==> flow/design.v <==
`timescale 1ns/1ps
package nn_pkg;
 localparam int K_SIZE = 3;
 localparam int PROD_W = 17;
 localparam int ACC_CONV_W = PROD_W + $clog2(K_SIZE*K_SIZE);
 localparam int RES_W = ACC_CONV_W + 1;
 localparam int W_W = 8;
 localparam int ACC_FC_W = 40;
 localparam int SHIFT_NORM = 6;
endpackage
`timescale 1ns/1ps
module window_gen_3x3_flat #(
 parameter int IMG_W = 8,
 parameter int IMG_H = 8
)(
 input logic clk,
 input logic rst,
 input logic in_valid,
 input logic signed [8:0] in_pixel,
 output logic win_valid,
 output logic [80:0] win_flat,  
 output logic [$clog2(IMG_W)-1:0] out_x,
 output logic [$clog2(IMG_H)-1:0] out_y
);
 logic signed [8:0] line1 [0:IMG_W-1];
 logic signed [8:0] line2 [0:IMG_W-1];
 logic signed [8:0] s0[0:2], s1[0:2], s2[0:2];
 int unsigned x, y;
 integer k;
 task automatic put9(input int idx, input logic signed [8:0] val);
 begin
 win_flat[idx*9 +: 9] <= val;
 end
 endtask
 always_ff @(posedge clk) begin
 if (rst) begin
 x <= 0; y <= 0;
 win_valid <= 0;
 out_x <= '0; out_y <= '0;
 win_flat <= '0;
 for (k = 0; k < IMG_W; k = k + 1) begin
 line1[k] <= '0;
 line2[k] <= '0;
 end
 for (k = 0; k < 3; k = k + 1) begin
 s0[k] <= '0; s1[k] <= '0; s2[k] <= '0;
 end
 end else begin
 win_valid <= 0;
 if (in_valid) begin
 s0[0] <= s0[1]; s0[1] <= s0[2]; s0[2] <= line2[x];
 s1[0] <= s1[1]; s1[1] <= s1[2]; s1[2] <= line1[x];
 s2[0] <= s2[1]; s2[1] <= s2[2]; s2[2] <= in_pixel;
 line2[x] <= line1[x];
 line1[x] <= in_pixel;
 if (y >= 2 && x >= 2) begin
 put9(0, s0[1]); put9(1, s0[2]); put9(2, line2[x]);
 put9(3, s1[1]); put9(4, s1[2]); put9(5, line1[x]);
 put9(6, s2[1]); put9(7, s2[2]); put9(8, in_pixel);
 win_valid <= 1;
 out_x <= x - 2;
 out_y <= y - 2;
 end
 if (x == IMG_W-1) begin
 x <= 0;
 if (y != IMG_H-1) y <= y + 1;
 else y <= 0;
 end else begin
 x <= x + 1;
 end
 end
 end
 end
endmodule
`timescale 1ns/1ps
import nn_pkg::*;
module nn_block_flat #(
 parameter int SHIFT_NORM = nn_pkg::SHIFT_NORM
)(
 input logic clk,
 input logic rst,
 input logic [80:0] win_flat,
 input logic signed [7:0] k00, k01, k02,
 input logic signed [7:0] k10, k11, k12,
 input logic signed [7:0] k20, k21, k22,
 input logic signed [7:0] bias,
 input logic signed [7:0] scale,
 input logic signed [7:0] offset,
 input logic signed [W_W-1:0] w0,
 input logic signed [W_W-1:0] w1,
 input logic signed [W_W-1:0] w2,
 output logic signed [RES_W-1:0] conv_result,
 output logic signed [RES_W-1:0] norm_result,
 output logic signed [ACC_FC_W-1:0] acc0,
 output logic signed [ACC_FC_W-1:0] acc1,
 output logic signed [ACC_FC_W-1:0] acc2
);
 function automatic logic signed [8:0] pix(input int idx);
 begin
 pix = $signed(win_flat[idx*9 +: 9]);
 end
 endfunction
 integer signed sum_temp;
 integer signed sum_next;
 always_comb begin
 sum_temp =
 pix(0)*k00 + pix(1)*k01 + pix(2)*k02 +
 pix(3)*k10 + pix(4)*k11 + pix(5)*k12 +
 pix(6)*k20 + pix(7)*k21 + pix(8)*k22;
 sum_next = (sum_temp <<< 1) + $signed(bias);
 end
 logic signed [RES_W-1:0] conv_reg;
 always_ff @(posedge clk) begin
 if (rst) conv_reg <= '0;
 else conv_reg <= sum_next[RES_W-1:0];
 end
 always_ff @(posedge clk) begin
 if (rst) conv_result <= '0;
 else conv_result <= conv_reg;
 end
 localparam int PROD_W = RES_W + 8;
 logic signed [PROD_W-1:0] prod;
 integer signed prod_shifted;
 integer signed sum_off;
 integer signed norm_next;
 always_comb begin
 prod = $signed(conv_reg) * $signed(scale);
 if (SHIFT_NORM > 0) prod_shifted = $signed(prod) >>> SHIFT_NORM;
 else if (SHIFT_NORM < 0) prod_shifted = $signed(prod) <<< (-SHIFT_NORM);
 else prod_shifted = $signed(prod);
 sum_off = prod_shifted + $signed(offset);
 norm_next = (sum_off < 0) ? 0 : sum_off;
 end
 always_ff @(posedge clk) begin
 if (rst) norm_result <= '0;
 else norm_result <= norm_next[RES_W-1:0];
 end
 always_comb begin
 acc0 = $signed(norm_result) * $signed(w0);
 acc1 = $signed(norm_result) * $signed(w1);
 acc2 = $signed(norm_result) * $signed(w2);
 end
endmodule
`timescale 1ns/1ps
import nn_pkg::*;
module nn_image_top #(
 parameter int IMG_W = 8,
 parameter int IMG_H = 8
)(
 input logic clk,
 input logic rst,
 input logic in_valid,
 input logic signed [8:0] in_pixel,
 input logic signed [7:0] k00, k01, k02,
 input logic signed [7:0] k10, k11, k12,
 input logic signed [7:0] k20, k21, k22,
 input logic signed [7:0] bias,
 input logic signed [7:0] scale,
 input logic signed [7:0] offset,
 input logic signed [W_W-1:0] w0,
 input logic signed [W_W-1:0] w1,
 input logic signed [W_W-1:0] w2,
 output logic out_valid,
 output logic signed [RES_W-1:0] conv_result,
 output logic signed [RES_W-1:0] norm_result,
 output logic signed [ACC_FC_W-1:0] acc0,
 output logic signed [ACC_FC_W-1:0] acc1,
 output logic signed [ACC_FC_W-1:0] acc2,
 output logic [$clog2(IMG_W)-1:0] out_x,
 output logic [$clog2(IMG_H)-1:0] out_y
);
 logic win_valid;
 logic [80:0] win_flat;  
 logic [$clog2(IMG_W)-1:0] win_x;
 logic [$clog2(IMG_H)-1:0] win_y;
 window_gen_3x3_flat #(
 .IMG_W(IMG_W),
 .IMG_H(IMG_H)
 ) u_win (
 .clk (clk),
 .rst (rst),
 .in_valid (in_valid),
 .in_pixel (in_pixel),
 .win_valid(win_valid),
 .win_flat (win_flat),
 .out_x (win_x),
 .out_y (win_y)
 );
 nn_block_flat #(
 .SHIFT_NORM(SHIFT_NORM)
 ) u_core (
 .clk (clk),
 .rst (rst),
 .win_flat (win_flat),
 .k00(k00), .k01(k01), .k02(k02),
 .k10(k10), .k11(k11), .k12(k12),
 .k20(k20), .k21(k21), .k22(k22),
 .bias (bias),
 .scale (scale),
 .offset (offset),
 .w0(w0),
 .w1(w1),
 .w2(w2),
 .conv_result(conv_result),
 .norm_result(norm_result),
 .acc0(acc0),
 .acc1(acc1),
 .acc2(acc2)
 );
 logic [1:0] vpipe;
 logic [$clog2(IMG_W)-1:0] x_pipe0, x_pipe1;
 logic [$clog2(IMG_H)-1:0] y_pipe0, y_pipe1;
 always_ff @(posedge clk) begin
 if (rst) begin
 vpipe <= 2'b00;
 x_pipe0 <= '0; x_pipe1 <= '0;
 y_pipe0 <= '0; y_pipe1 <= '0;
 end else begin
 vpipe <= {vpipe[0], win_valid};
 if (win_valid) begin
 x_pipe0 <= win_x;
 y_pipe0 <= win_y;
 end
 x_pipe1 <= x_pipe0;
 y_pipe1 <= y_pipe0;
 end
 end
 assign out_valid = vpipe[1];
 assign out_x = x_pipe1;
 assign out_y = y_pipe1;
endmodule
# Step by step through the tools: nn_image_top
# What the tools print for nn_image_top, step after step.
# Lines are those of the file above, counted from 1.
# Operators carry their Yosys type and port widths (W data, S select, Z words).
setup:
  top_module: "nn_image_top"
  clk_port: "clk"
  cell_library: "sky130hd"
  pvt_corner: "tt_025C_1v80"

# Elaborated design
# Counts by Yosys on the flattened word-level netlist (proc, flatten, opt, wreduce). Print and check cells are left out.
# Memory sizes are those after Yosys's memory passes, which may raise the word count (mostly to a power of two), join words into wider ones and drop unused or constant bits.
bits:
  latch_bits: 0
  inputBits: 132
  mem_count: 2
  rom_bits: 0
  elab_cells: 84
  ff_bits: 286
  mem_bits_rw: 144
op_classes:
  bitwise: 1
  n_shift: 0
  addsub: 14
  n_cmp: 3
  multipliers: 13
  mux: 16
  n_eq: 2
  reduce_logical: 5
  div: 0
mem_list:
  columns: ["memory", "size", "word_bits", "line", "source"]
  rows:
  - ["u_win.line1", 8, 9, 25, "logic signed [8:0] line1 [0:IMG_W-1];"]
  - ["u_win.line2", 8, 9, 26, "logic signed [8:0] line2 [0:IMG_W-1];"]
op_table:
  columns: ["op", "n"]
  rows:
  - ["$mul A9 B8 Y17", 9]
  - ["$mul A22 B8 Y30", 4]
  - ["$add A21 B21 Y21", 8]
  - ["$add A32 B1 Y32 const B", 2]
  - ["$ge A32 B2 Y1 const B", 2]
  - ["$mux W32", 2]
  - ["$mux W9", 4]
  - ["$lt A32 B1 Y1 const B", 1]
  - ["$eq A32 B3 Y1 const B", 1]
  - ["$ne A32 B3 Y1 const B", 1]
  - ["$add A24 B8 Y25", 1]
  - ["$add A22 B8 Y22", 1]
  - ["$mux W3", 6]
  - ["$sub A3 B2 Y3 const B", 2]
  - ["$reduce_and A2 Y1", 2]
  - ["$reduce_or A2 Y1", 2]
  - ["$mux W1", 4]
  - ["$logic_and A1 B1 Y1", 1]
  - ["$not A1 Y1", 1]

# Depth
# Yosys ltp: most cells in a row. Word level: on the elaborated netlist, between registers, memories and ports. Mapped: between sequential cells and ports; inverters and the memories' decode and read muxes count.
depth:
  word_depth: 10
  abc_area: 0
  depth_mapped: 40
  depth_no_buf: 40

# Netlist
# Yosys stat after the flow's synthesis: flattened, memories mapped to cells. It holds for the ABC_AREA given above (unset counts as 0); a run with the other value may have another netlist.
mapped:
  stdcells: 7516
  n_buf: 278
  synth_area_um2: 69781.9
  ff_cells: 433
by_type:
  columns: ["type", "n"]
  rows:
  - ["sky130_fd_sc_hd__fa_1", 1227]
  - ["sky130_fd_sc_hd__ha_1", 579]
  - ["sky130_fd_sc_hd__inv_1", 1565]
  - ["sky130_fd_sc_hd__dfxtp_1", 289]
  - ["sky130_fd_sc_hd__and2_1", 803]
  - ["sky130_fd_sc_hd__edfxtp_1", 144]
  - ["sky130_fd_sc_hd__nand2_1", 601]
  - ["sky130_fd_sc_hd__xnor2_1", 246]
  - ["sky130_fd_sc_hd__nor2_1", 437]
  - ["sky130_fd_sc_hd__xor2_1", 127]
  - ["sky130_fd_sc_hd__a21oi_1", 218]
  - ["sky130_fd_sc_hd__nand2b_1", 143]
  - ["sky130_fd_sc_hd__clkbuf_1", 219]
  - ["sky130_fd_sc_hd__mux4_2", 36]
  - ["sky130_fd_sc_hd__and3_1", 100]
  - ["sky130_fd_sc_hd__mux2i_1", 61]
  - ["sky130_fd_sc_hd__a21o_1", 67]
  - ["sky130_fd_sc_hd__nor2b_1", 70]
# Other cell types: 48; their cells: 584.
# By module: a second synthesis without flattening, with its own total; a netlist apart from the flattened one above.
hier_totals:
  hier_cells: 7351
  area_unflattened_um2: 70710.3
# Rows give one instance, submodules left out.
modules:
  columns: ["mod", "seq_area_um2", "area_um2", "n_cells", "instances"]
  rows:
  - ["nn_block_flat (SHIFT_NORM=6)", 1321.3, 55147.9, 5946, 1]
  - ["window_gen_3x3_flat", 8508.2, 15128.3, 1369, 1]
  - ["nn_image_top", 280.3, 434.2, 36, 1]

# Worst setup path after synthesis
# Path of least setup slack by OpenSTA after synthesis, without wires, with an ideal clock, recovery checks aside; 20% of the period is set as input and as output delay. Where synthesis merged equal registers, the netlist keeps one of their names.
synth_timing:
  path_kind: "input port to flip-flop"
  from: "input port k22[5]"
  to: "register u_core.conv_reg[21]"
  t_first_pin_ns: 2.400
  arrival_time_ns: 10.513
  driving_pins: 36
  required_time_ns: 11.872
  path_delay_ns: 8.241
  clock_period_ns: 12.0
  n_path_buf: 1
  setup_slack_ns: 1.359
  period_less_setup_slack_ns: 10.641
# "path_delay_ns" is the arrival time less input delay plus setup time.
# "driving_pins": output pins that drive a net of the path, with the launching flip-flop's if there is one; two outputs of one cell count as two.
# "period_less_setup_slack_ns" is the clock period less the worst setup slack; recovery checks do not enter. This is arithmetic on one report: input and output delays are still those of the set period (20% each).
# Between the ends stands the longest chain of elaborated cells between them, by number of cells; it is not shown to be the way that was timed. Of several equally long chains one is given.
# A line is the first line of the expression or statement that the cell stems from. Yosys adds cells for indexed reads and writes and turns some case tables into memories.
synth_between:
  cell_sequence: "sky130_fd_sc_hd__clkbuf_1 > sky130_fd_sc_hd__nand2_1 > sky130_fd_sc_hd__fa_1 > sky130_fd_sc_hd__fa_1 > sky130_fd_sc_hd__inv_1 > sky130_fd_sc_hd__fa_1 > sky130_fd_sc_hd__inv_1 > sky130_fd_sc_hd__fa_1 > sky130_fd_sc_hd__inv_1 > sky130_fd_sc_hd__ha_1 > sky130_fd_sc_hd__o21ai_0 > sky130_fd_sc_hd__a21boi_0 > sky130_fd_sc_hd__o21ai_0 > sky130_fd_sc_hd__a21boi_0 > sky130_fd_sc_hd__nor2_1 > sky130_fd_sc_hd__fa_1 > sky130_fd_sc_hd__fa_1 > sky130_fd_sc_hd__fa_1 > sky130_fd_sc_hd__inv_1 > sky130_fd_sc_hd__fa_1 > sky130_fd_sc_hd__inv_1 > sky130_fd_sc_hd__ha_1 > sky130_fd_sc_hd__a21o_1 > sky130_fd_sc_hd__a21oi_1 > sky130_fd_sc_hd__o21ai_0 > sky130_fd_sc_hd__a21oi_1 > sky130_fd_sc_hd__xnor2_1 > sky130_fd_sc_hd__ha_1 > sky130_fd_sc_hd__and4_1 > sky130_fd_sc_hd__a211oi_1 > sky130_fd_sc_hd__o31ai_1 > sky130_fd_sc_hd__a31oi_1 > sky130_fd_sc_hd__o21ai_1 > sky130_fd_sc_hd__o31ai_1 > sky130_fd_sc_hd__xnor2_1 > sky130_fd_sc_hd__nor2_1"
  elab_chain_len: 3
  cone_cells: 3
  cone_classes: "add/sub (2); mul (1)"
synth_rtl:
  columns: ["item", "line", "source"]
  rows:
  - ["start: declaration", 156, "input logic signed [7:0] k20, k21, k22,"]
  - ["$mul A9 B8 Y17", 109, "pix(6)*k20 + pix(7)*k21 + pix(8)*k22;"]
  - ["$add A21 B21 Y21", 107, "pix(0)*k00 + pix(1)*k01 + pix(2)*k02 +"]
  - ["$add A22 B8 Y22", 110, "sum_next = (sum_temp <<< 1) + $signed(bias);"]
  - ["end: assignment", 114, "if (rst) conv_reg <= '0;"]
  - ["end: assignment", 115, "else conv_reg <= sum_next[RES_W-1:0];"]
  - ["end: declaration", 112, "logic signed [RES_W-1:0] conv_reg;"]

# Worst path after layout
# From the final timing report of run 1: the path of least setup slack in the routed layout; clock arrival at registers is part of the times.
layout_timing:
  path_kind: "input port to flip-flop"
  from: "input port k11[3]"
  to: "register u_core.conv_reg[21]"
  t_first_pin_ns: 2.40
  n_path_buf: 1
  setup_slack_ns: -2.22
  clock_period_ns: 12.0
  driving_pins: 37
  required_time_ns: 12.50
  arrival_time_ns: 14.72
# Between the ends stands the longest chain of elaborated cells between them, by number of cells; it is not shown to be the way that was timed. Of several equally long chains one is given.
layout_between:
  cell_sequence: "sky130_fd_sc_hd__dlygate4sd2_1 > sky130_fd_sc_hd__and2_1 > sky130_fd_sc_hd__fa_1 > sky130_fd_sc_hd__inv_1 > sky130_fd_sc_hd__fa_1 > sky130_fd_sc_hd__fa_1 > sky130_fd_sc_hd__fa_1 > sky130_fd_sc_hd__inv_1 > sky130_fd_sc_hd__ha_1 > sky130_fd_sc_hd__a21oi_2 > sky130_fd_sc_hd__o21bai_4 > sky130_fd_sc_hd__a21oi_2 > sky130_fd_sc_hd__nor2b_1 > sky130_fd_sc_hd__o21a_1 > sky130_fd_sc_hd__o31a_1 > sky130_fd_sc_hd__nor2_1 > sky130_fd_sc_hd__xor2_1 > sky130_fd_sc_hd__fa_2 > sky130_fd_sc_hd__inv_1 > sky130_fd_sc_hd__fa_1 > sky130_fd_sc_hd__fa_1 > sky130_fd_sc_hd__inv_1 > sky130_fd_sc_hd__fa_1 > sky130_fd_sc_hd__inv_1 > sky130_fd_sc_hd__ha_1 > sky130_fd_sc_hd__nand2_1 > sky130_fd_sc_hd__nor2_4 > sky130_fd_sc_hd__nand2_1 > sky130_fd_sc_hd__o211ai_1 > sky130_fd_sc_hd__xor2_2 > sky130_fd_sc_hd__ha_4 > sky130_fd_sc_hd__a21o_1 > sky130_fd_sc_hd__a31oi_2 > sky130_fd_sc_hd__o21ai_2 > sky130_fd_sc_hd__o31ai_4 > sky130_fd_sc_hd__xnor2_1 > sky130_fd_sc_hd__nor2_1"
  elab_chain_len: 7
  cone_cells: 7
  cone_classes: "add/sub (6); mul (1)"
layout_rtl:
  columns: ["item", "line", "source"]
  rows:
  - ["start: declaration", 155, "input logic signed [7:0] k10, k11, k12,"]
  - ["$mul A9 B8 Y17", 108, "pix(3)*k10 + pix(4)*k11 + pix(5)*k12 +"]
  - ["$add A21 B21 Y21 x5", 107, "pix(0)*k00 + pix(1)*k01 + pix(2)*k02 +"]
  - ["$add A22 B8 Y22", 110, "sum_next = (sum_temp <<< 1) + $signed(bias);"]
  - ["end: assignment", 114, "if (rst) conv_reg <= '0;"]
  - ["end: assignment", 115, "else conv_reg <= sum_next[RES_W-1:0];"]
  - ["end: declaration", 112, "logic signed [RES_W-1:0] conv_reg;"]

# Measured data: module nn_image_top, platform sky130hd, 3 stored runs of the flow under differing settings, order arbitrary. Input and output delays are each 20% of the period that was set; the output load is 0.01 pF.
# "achievedPeriod_ns" is the run's clock period less its worst setup slack. It is reckoned from that one timing run; input and output delays stay at 20% of the period that was set.
# By "worst_path_ns" is meant the share of the clock period that the worst setup path is allowed (20% is reserved at inputs, 20% at outputs), minus its slack. Clock arrival times at its registers enter into it.
runs:
  - name: "run 1"
    settings:
      CELL_PAD_IN_SITES_DETAIL_PLACEMENT: 2
      CELL_PAD_IN_SITES_GLOBAL_PLACEMENT: 0
      CORE_ASPECT_RATIO: 1.05
      CORE_MARGIN: 7
      CORE_UTILIZATION: 44
      CTS_CLUSTER_DIAMETER: 70
      CTS_CLUSTER_SIZE: 40
      GPL_ROUTABILITY_DRIVEN: 0
      GPL_TIMING_DRIVEN: 0
      HOLD_SLACK_MARGIN: 0.24
      TNS_END_PERCENT: 10
      period_ns: 12.0
      CAP_MARGIN: 20
      SLEW_MARGIN: 20
    results:
      synthesis_area_um2: 69781.9
      dieArea_um2: 169944.0
      cell_area_final_um2: 77692.0
      post_route_util_pct: 49.4
      fin_ws_ns: -2.220
      tns_setup_ns: -31.966
      timing.hold.ws_ns: 0.500
      achievedPeriod_ns: 14.220
      worst_path_ns: 11.82
      worstPathKind: "input port to flip-flop"
  - name: "run 2"
    settings:
      ABC_AREA: 1
      CAP_MARGIN: 15
      CELL_PAD_IN_SITES_GLOBAL_PLACEMENT: 3
      CORE_MARGIN: 7
      CORE_UTILIZATION: 28
      CTS_CLUSTER_DIAMETER: 174
      CTS_CLUSTER_SIZE: 30
      GPL_ROUTABILITY_DRIVEN: 1
      GPL_TIMING_DRIVEN: 0
      HOLD_SLACK_MARGIN: 0.22
      MAX_ROUTING_LAYER: "met4"
      MIN_ROUTING_LAYER: "met2"
      SETUP_SLACK_MARGIN: 0.34
      SLEW_MARGIN: 25
      TNS_END_PERCENT: 50
      period_ns: 12.0
    results:
      synthesis_area_um2: 75793.9
      dieArea_um2: 285455.0
      cell_area_final_um2: 84273.3
      post_route_util_pct: 31.4
      fin_ws_ns: 0.784
      tns_setup_ns: 0.000
      timing.hold.ws_ns: 0.432
      achievedPeriod_ns: 11.216
      worst_path_ns: 8.82
      worstPathKind: "input port to flip-flop"
  - name: "run 3"
    settings:
      ABC_AREA: 0
      CELL_PAD_IN_SITES_GLOBAL_PLACEMENT: 2
      CORE_ASPECT_RATIO: 1.63
      CORE_MARGIN: 5
      CORE_UTILIZATION: 42
      CTS_CLUSTER_DIAMETER: 284
      GPL_ROUTABILITY_DRIVEN: 1
      GPL_TIMING_DRIVEN: 1
      MAX_ROUTING_LAYER: "met5"
      MIN_ROUTING_LAYER: "met1"
      PLACE_DENSITY: 0.57
      SETUP_SLACK_MARGIN: 1.46
      SLEW_MARGIN: 25
      period_ns: 6.57
      CAP_MARGIN: 20
    results:
      synthesis_area_um2: 69781.9
      dieArea_um2: 174644.0
      cell_area_final_um2: 92582.5
      post_route_util_pct: 55.9
      fin_ws_ns: -2.550
      tns_setup_ns: -98.654
      timing.hold.ws_ns: 0.443
      achievedPeriod_ns: 9.120
      worst_path_ns: 7.81
      worstPathKind: "input port to flip-flop"
